==> flow/design.v <==
`timescale 1ns/10ps
module mpadd32_shift (CLK, RST_N, s_out, a_in, b_in, write, start, ready);
	input CLK, RST_N;
	input [255:0] a_in, b_in;
	input write, start;
	output [256:0] s_out;
	output ready;
	reg [256:0] sum;
	reg [255:0] a, b;
	reg ready;
	reg [2:0] counter;
	reg carry;
	reg [31:0] a0;
	reg [31:0] a1;
	reg [31:0] a2;
	reg [31:0] a3;
	reg [31:0] a4;
	reg [31:0] a5;
	reg [31:0] a6;
	reg [31:0] a7;
	reg [31:0] b0;
	reg [31:0] b1;
	reg [31:0] b2;
	reg [31:0] b3;
	reg [31:0] b4;
	reg [31:0] b5;
	reg [31:0] b6;
	reg [31:0] b7;
	reg [31:0] s0;
	reg [31:0] s1;
	reg [31:0] s2;
	reg [31:0] s3;
	reg [31:0] s4;
	reg [31:0] s5;
	reg [31:0] s6;
	reg [32:0] s7;
	assign s_out = {s7, s6, s5, s4, s3, s2, s1, s0};
	always @(posedge CLK) begin
		if (~RST_N) begin
			ready <= 1'b0;
			counter <= 3'b000;
		end
		else begin
			if (start) begin
				{carry, s0} <= a0 + b0;
				counter <= counter + 3'b001;
				{a0,a1,a2,a3,a4,a5,a6,a7} <= {a1,a2,a3,a4,a5,a6,a7,32'b0};
				{b0,b1,b2,b3,b4,b5,b6,b7} <= {b1,b2,b3,b4,b5,b6,b7,32'b0};
			end
			else if (counter == 3'b001) begin
				{carry, s1} <= a0 + b0 + carry;
				counter <= counter + 3'b001;
				{a0,a1,a2,a3,a4,a5,a6,a7} <= {a1,a2,a3,a4,a5,a6,a7,32'b0};
				{b0,b1,b2,b3,b4,b5,b6,b7} <= {b1,b2,b3,b4,b5,b6,b7,32'b0};
			end 
			else if (counter == 3'b010) begin
				{carry, s2} <= a0 + b0 + carry;
				counter <= counter + 3'b001;
				{a0,a1,a2,a3,a4,a5,a6,a7} <= {a1,a2,a3,a4,a5,a6,a7,32'b0};
				{b0,b1,b2,b3,b4,b5,b6,b7} <= {b1,b2,b3,b4,b5,b6,b7,32'b0};
			end 
			else if (counter == 3'b011) begin
				{carry, s3} <= a0 + b0 + carry;
				counter <= counter + 3'b001;
				{a0,a1,a2,a3,a4,a5,a6,a7} <= {a1,a2,a3,a4,a5,a6,a7,32'b0};
				{b0,b1,b2,b3,b4,b5,b6,b7} <= {b1,b2,b3,b4,b5,b6,b7,32'b0};
			end 
			else if (counter == 3'b100) begin
				{carry, s4} <= a0 + b0 + carry;
				counter <= counter + 3'b001;
				{a0,a1,a2,a3,a4,a5,a6,a7} <= {a1,a2,a3,a4,a5,a6,a7,32'b0};
				{b0,b1,b2,b3,b4,b5,b6,b7} <= {b1,b2,b3,b4,b5,b6,b7,32'b0};
			end 
			else if (counter == 3'b101) begin
				{carry, s5} <= a0 + b0 + carry;
				counter <= counter + 3'b001;
				{a0,a1,a2,a3,a4,a5,a6,a7} <= {a1,a2,a3,a4,a5,a6,a7,32'b0};
				{b0,b1,b2,b3,b4,b5,b6,b7} <= {b1,b2,b3,b4,b5,b6,b7,32'b0};
			end 
			else if (counter == 3'b110) begin
				{carry, s6} <= a0 + b0 + carry;
				counter <= counter + 3'b001;
				{a0,a1,a2,a3,a4,a5,a6,a7} <= {a1,a2,a3,a4,a5,a6,a7,32'b0};
				{b0,b1,b2,b3,b4,b5,b6,b7} <= {b1,b2,b3,b4,b5,b6,b7,32'b0};
			end 
			else if (counter == 3'b111) begin
				s7 <= a0 + b0 + carry;
				{a0,a1,a2,a3,a4,a5,a6,a7} <= {a1,a2,a3,a4,a5,a6,a7,32'b0};
				{b0,b1,b2,b3,b4,b5,b6,b7} <= {b1,b2,b3,b4,b5,b6,b7,32'b0};
				counter <= 3'b000;
				ready <= 1'b1;
			end
			else begin
				if (write) begin
					a0 <= a_in[31:0];
	 				a1 <= a_in[63:32];
					a2 <= a_in[95:64];
					a3 <= a_in[127:96];
					a4 <= a_in[159:128];
					a5 <= a_in[191:160];
					a6 <= a_in[223:192];
					a7 <= a_in[255:224];
					b0 <= b_in[31:0];
	 				b1 <= b_in[63:32];
					b2 <= b_in[95:64];
					b3 <= b_in[127:96];
					b4 <= b_in[159:128];
					b5 <= b_in[191:160];
					b6 <= b_in[223:192];
					b7 <= b_in[255:224];
					counter <= 3'b000;
					carry <= 1'b0;
				end
				ready <= 1'b0;
			end
		end
	end
endmodule
# --- From RTL to reports: mpadd32_shift ---
# Tool output for the design above, in the order of the flow.
# Lines are those of the file above, counted from 1.
# Operators carry their Yosys type and port widths (W data, S select, Z words).
# Library cell names are shortened.
inputs:
  top: "mpadd32_shift"
  clock: "CLK"
  cell_library: "sky130hd"
  corner: "tt_025C_1v80"

# --- After elaboration ---
# Counts by Yosys on the flattened word-level netlist (proc, flatten, opt, wreduce; memories kept). Register bits leave out memories and registers merged into their read ports (data or address). Print and check cells are left out. Cells with the same type and inputs are merged into one.
word_totals:
  reg_bits: 774
  out_inout_bits: 258
classes:
  n_addsub: 3
  reduce_and_logical: 14
  n_mux: 147
  n_eq: 8
  logic: 7
ops:
  columns: ["operator", "n"]
  rows:
  - ["$mux W32", 128]
  - ["$add A32 B32 Y33", 1]
  - ["$add A33 B1 Y33", 1]
  - ["$mux W3", 9]
  - ["$reduce_and A7 Y1", 2]
  - ["$eq A3 B3 Y1 const B", 4]
  - ["$mux W1", 10]
  - ["$reduce_and A9 Y1", 1]
  - ["$reduce_bool A9 Y1", 1]
  - ["$ne A8 B8 Y1 const B", 1]
  - ["$reduce_and A8 Y1", 1]
  - ["$reduce_bool A8 Y1", 1]
  - ["$reduce_or A8 Y1", 1]
  - ["$not A1 Y1", 7]
  - ["$eq A3 B2 Y1 const B", 2]
  - ["$reduce_and A3 Y1", 2]
  - ["$reduce_and A6 Y1", 1]
  - ["$reduce_and A5 Y1", 1]
  - ["$reduce_and A2 Y1", 2]
  - ["$reduce_and A4 Y1", 1]
  - ["$add A3 B1 Y3 const B", 1]
  - ["$eq A3 B1 Y1 const B", 1]

# --- Longest topological paths ---
# Longest topological path by Yosys (ltp), each cell counted once; first at word level (registers and memories cut), then after technology mapping (sequential cells cut; the memories' decode and read muxes count).
logic_depth:
  ltp_word: 9
  ABC_AREA: 1
  depth_mapped: 20
  mapped_depth_nobuf: 20

# --- Synthesis result ---
# Source: synth_stat.txt of the flow (Yosys; design flattened, memories mapped). It holds for the ABC_AREA given above (unset counts as 0); a run with the other value may have another netlist.
types:
  columns: ["cell_type", "n"]
  rows:
  - ["edfxtp_1", 770]
  - ["nand2_1", 1649]
  - ["inv_1", 253]
  - ["nor2_1", 143]
  - ["ha_1", 40]
  - ["buf_2", 66]
  - ["nand3_1", 44]
  - ["nand2_2", 31]
  - ["xor2_1", 18]
  - ["clkbuf_1", 40]
  - ["nand4_1", 20]
  - ["a21oi_1", 23]
  - ["nor2_4", 10]
  - ["nor2_2", 17]
  - ["dfxtp_1", 4]
  - ["nand3_2", 7]
  - ["nand3b_1", 9]
  - ["nand2_4", 5]
# Other cell types: 18; their cells: 46.
synth_totals:
  yosys_area_um2: 33430.8
  ff_cells: 774
  seq_area_um2: 23202.3
  mapped_cells: 3195

# --- Worst setup path after synthesis ---
# Path of least setup slack by OpenSTA after synthesis, without wires, with an ideal clock, recovery checks aside; 20% of the period is set as input and as output delay. Where synthesis merged equal registers, the netlist keeps one of their names.
synth_path:
  kind: "input to register"
  from: "input start"
  to: "register a0[0]"
  delay_ps: 11043
  setup_ps: 859
  tclk_ps: 5000
  arrival_ps: 11184
  path_stages: 6
  path_slack_ps: -7043
  path_buffers: 0
  period_less_setup_slack_ps: 12043
# "delay_ps" is the arrival time less input delay plus setup time.
# "path_stages" counts driving pins, that of a launching flip-flop among them; a cell with two outputs on the path counts twice.
# "period_less_setup_slack_ps" is the clock period less the worst setup slack; recovery checks do not enter. This is arithmetic on one report: input and output delays are still those of the set period (20% each).
# Between the ends stands the longest chain of elaborated cells between them, by number of cells; it is not shown to be the way that was timed. Of several equally long chains one is given.
# Each line given opens the expression or statement behind the cell; cells for indexed reads and writes are added by Yosys, which also makes memories of some case tables.
# The path ends at the enable pin of a flip-flop; only ways to that pin are counted.
synth_between:
  cell_sequence: "inv_1 > nand3_1 > nor2_1 > nand2_1 > nand2_1 > inv_1"
  elab_chain_cells: 2
synth_lines:
  columns: ["item", "line_no", "rtl"]
  rows:
  - ["start, declared", 5, "input write, start;"]
  - ["$reduce_bool A9 Y1", null, null]
  - ["$reduce_and A2 Y1", null, null]
  - ["end, assigned", 95, "a0 <= a_in[31:0];"]
  - ["end, declared", 13, "reg [31:0] a0;"]

# --- Worst path after layout ---
# Path of least setup slack in the final report of flow run 1 (OpenROAD, finished layout, wires in). Where an end is a register, its clock arrival counts in the times.
# The path's times are printed in steps of 10 ps; the period is the one set.
layout_path:
  kind: "input to register"
  from: "input start"
  to: "register a5[8]"
  arrival_ps: 4670
  path_buffers: 4
  path_stages: 9
  setup_ps: 130
  tclk_ps: 7170
  path_slack_ps: 2980
# Between the ends stands the longest chain of elaborated cells between them, by number of cells; it is not shown to be the way that was timed. Of several equally long chains one is given.
# Ways into the end's enable are left out, as the timed path ends at the data pin.
layout_between:
  cell_sequence: "clkdlybuf4s50_1 > inv_12 > nand3_4 > nor2_4 > buf_4 > buf_4 > buf_12 > nand2_1 > nand2_1"
  elab_chain_cells: 1
layout_lines:
  columns: ["item", "line_no", "rtl"]
  rows:
  - ["start, declared", 5, "input write, start;"]
  - ["$mux W32", 44, "if (start) begin"]
  - ["end, assigned", 100, "a5 <= a_in[191:160];"]
  - ["end, declared", 18, "reg [31:0] a5;"]

# Measured data: module mpadd32_shift, platform sky130hd, 6 stored runs of the flow under differing settings, order arbitrary. Input and output delays are each 20% of the period that was set; the output load is 0.01 pF.
# "achieved_period_ps": clock period set for the run, less the worst setup slack. It is reckoned from that one timing run; input and output delays stay at 20% of the period that was set.
# "worst_setup_path_time_ps" is the time allowed to the run's worst setup path (the clock period less input and output delay, where it has them) less its slack. Clock arrival times count: a late capture clock shortens it, a late launch clock lengthens it.
# "worst_setup_path_time_ps" is known to 10 ps.
runs:
  - name: "flow run 1"
    settings:
      ABC_AREA: 1
      CAP_MARGIN: 25
      CELL_PAD_IN_SITES_DETAIL_PLACEMENT: 0
      CELL_PAD_IN_SITES_GLOBAL_PLACEMENT: 1
      CORE_ASPECT_RATIO: 1.38
      CORE_UTILIZATION: 56
      CTS_CLUSTER_SIZE: 88
      GPL_ROUTABILITY_DRIVEN: 1
      GPL_TIMING_DRIVEN: 1
      PLACE_DENSITY_LB_ADDON: 0.01
      TNS_END_PERCENT: 10
      period_ns: 7.17
      CORE_MARGIN: 2
      SLEW_MARGIN: 20
    results:
      synthesis_area_um2: 33430.8
      post_route_stdcell_area_um2: 44343.8
      fin_ws_ps: 2980
      design_die_area_um2: 61694.4
      worst_setup_path_time_ps: 2760
      worstPathKind: "input to register"
      hold_worst_slack_ps: 491
      final_util_pct: 74.8
      achieved_period_ps: 4190
  - name: "flow run 2"
    settings:
      CAP_MARGIN: 25
      CELL_PAD_IN_SITES_DETAIL_PLACEMENT: 2
      CELL_PAD_IN_SITES_GLOBAL_PLACEMENT: 1
      CORE_UTILIZATION: 56
      CTS_CLUSTER_SIZE: 31
      TNS_END_PERCENT: 10
      period_ns: 7.17
      CORE_MARGIN: 2
      SLEW_MARGIN: 20
    outcome: "no final report: placement broke off with a tool error"
  - name: "flow run 3"
    settings:
      CORE_UTILIZATION: 40
      SETUP_SLACK_MARGIN: -0.28
      period_ns: 4.53
      CAP_MARGIN: 20
      CORE_MARGIN: 2
      SLEW_MARGIN: 20
    results:
      synthesis_area_um2: 32341.0
      post_route_stdcell_area_um2: 44366.3
      fin_ws_ps: 293
      design_die_area_um2: 83142.8
      worst_setup_path_time_ps: 4240
      worstPathKind: "register to register"
      hold_worst_slack_ps: 499
      final_util_pct: 55.3
      achieved_period_ps: 4237
  - name: "flow run 4"
    settings:
      CAP_MARGIN: 5
      CELL_PAD_IN_SITES_GLOBAL_PLACEMENT: 1
      CORE_ASPECT_RATIO: 0.59
      CORE_UTILIZATION: 48
      GPL_ROUTABILITY_DRIVEN: 0
      GPL_TIMING_DRIVEN: 1
      MAX_ROUTING_LAYER: "met4"
      PLACE_DENSITY_LB_ADDON: 0.28
      SLEW_MARGIN: 10
      period_ns: 3.16
      CORE_MARGIN: 2
    results:
      synthesis_area_um2: 32341.0
      post_route_stdcell_area_um2: 46103.0
      fin_ws_ps: -699
      design_die_area_um2: 69541.7
      worst_setup_path_time_ps: 3860
      worstPathKind: "register to register"
      hold_worst_slack_ps: 512
      final_util_pct: 68.9
      achieved_period_ps: 3859
  - name: "flow run 5"
    settings:
      CAP_MARGIN: 15
      CELL_PAD_IN_SITES_DETAIL_PLACEMENT: 1
      CORE_MARGIN: 6
      CORE_UTILIZATION: 18
      CTS_CLUSTER_SIZE: 43
      GPL_ROUTABILITY_DRIVEN: 0
      MAX_ROUTING_LAYER: "met5"
      PLACE_DENSITY: 0.87
      SETUP_SLACK_MARGIN: 1.13
      TNS_END_PERCENT: 65
      period_ns: 5.94
      SLEW_MARGIN: 20
    results:
      synthesis_area_um2: 32341.0
      post_route_stdcell_area_um2: 46095.5
      fin_ws_ps: 1301
      design_die_area_um2: 189987.0
      worst_setup_path_time_ps: 4640
      worstPathKind: "register to register"
      hold_worst_slack_ps: 510
      final_util_pct: 25.8
      achieved_period_ps: 4639
  - name: "flow run 6"
    settings:
      CTS_CLUSTER_SIZE: 31
      TNS_END_PERCENT: 70
      period_ns: 5.0
      CAP_MARGIN: 20
      CORE_MARGIN: 2
      CORE_UTILIZATION: 40
      SLEW_MARGIN: 20
    results:
      synthesis_area_um2: 32341.0
      post_route_stdcell_area_um2: 43937.1
      fin_ws_ps: 570
      design_die_area_um2: 83142.8
      worst_setup_path_time_ps: 4430
      worstPathKind: "register to register"
      hold_worst_slack_ps: 504
      final_util_pct: 54.7
      achieved_period_ps: 4430
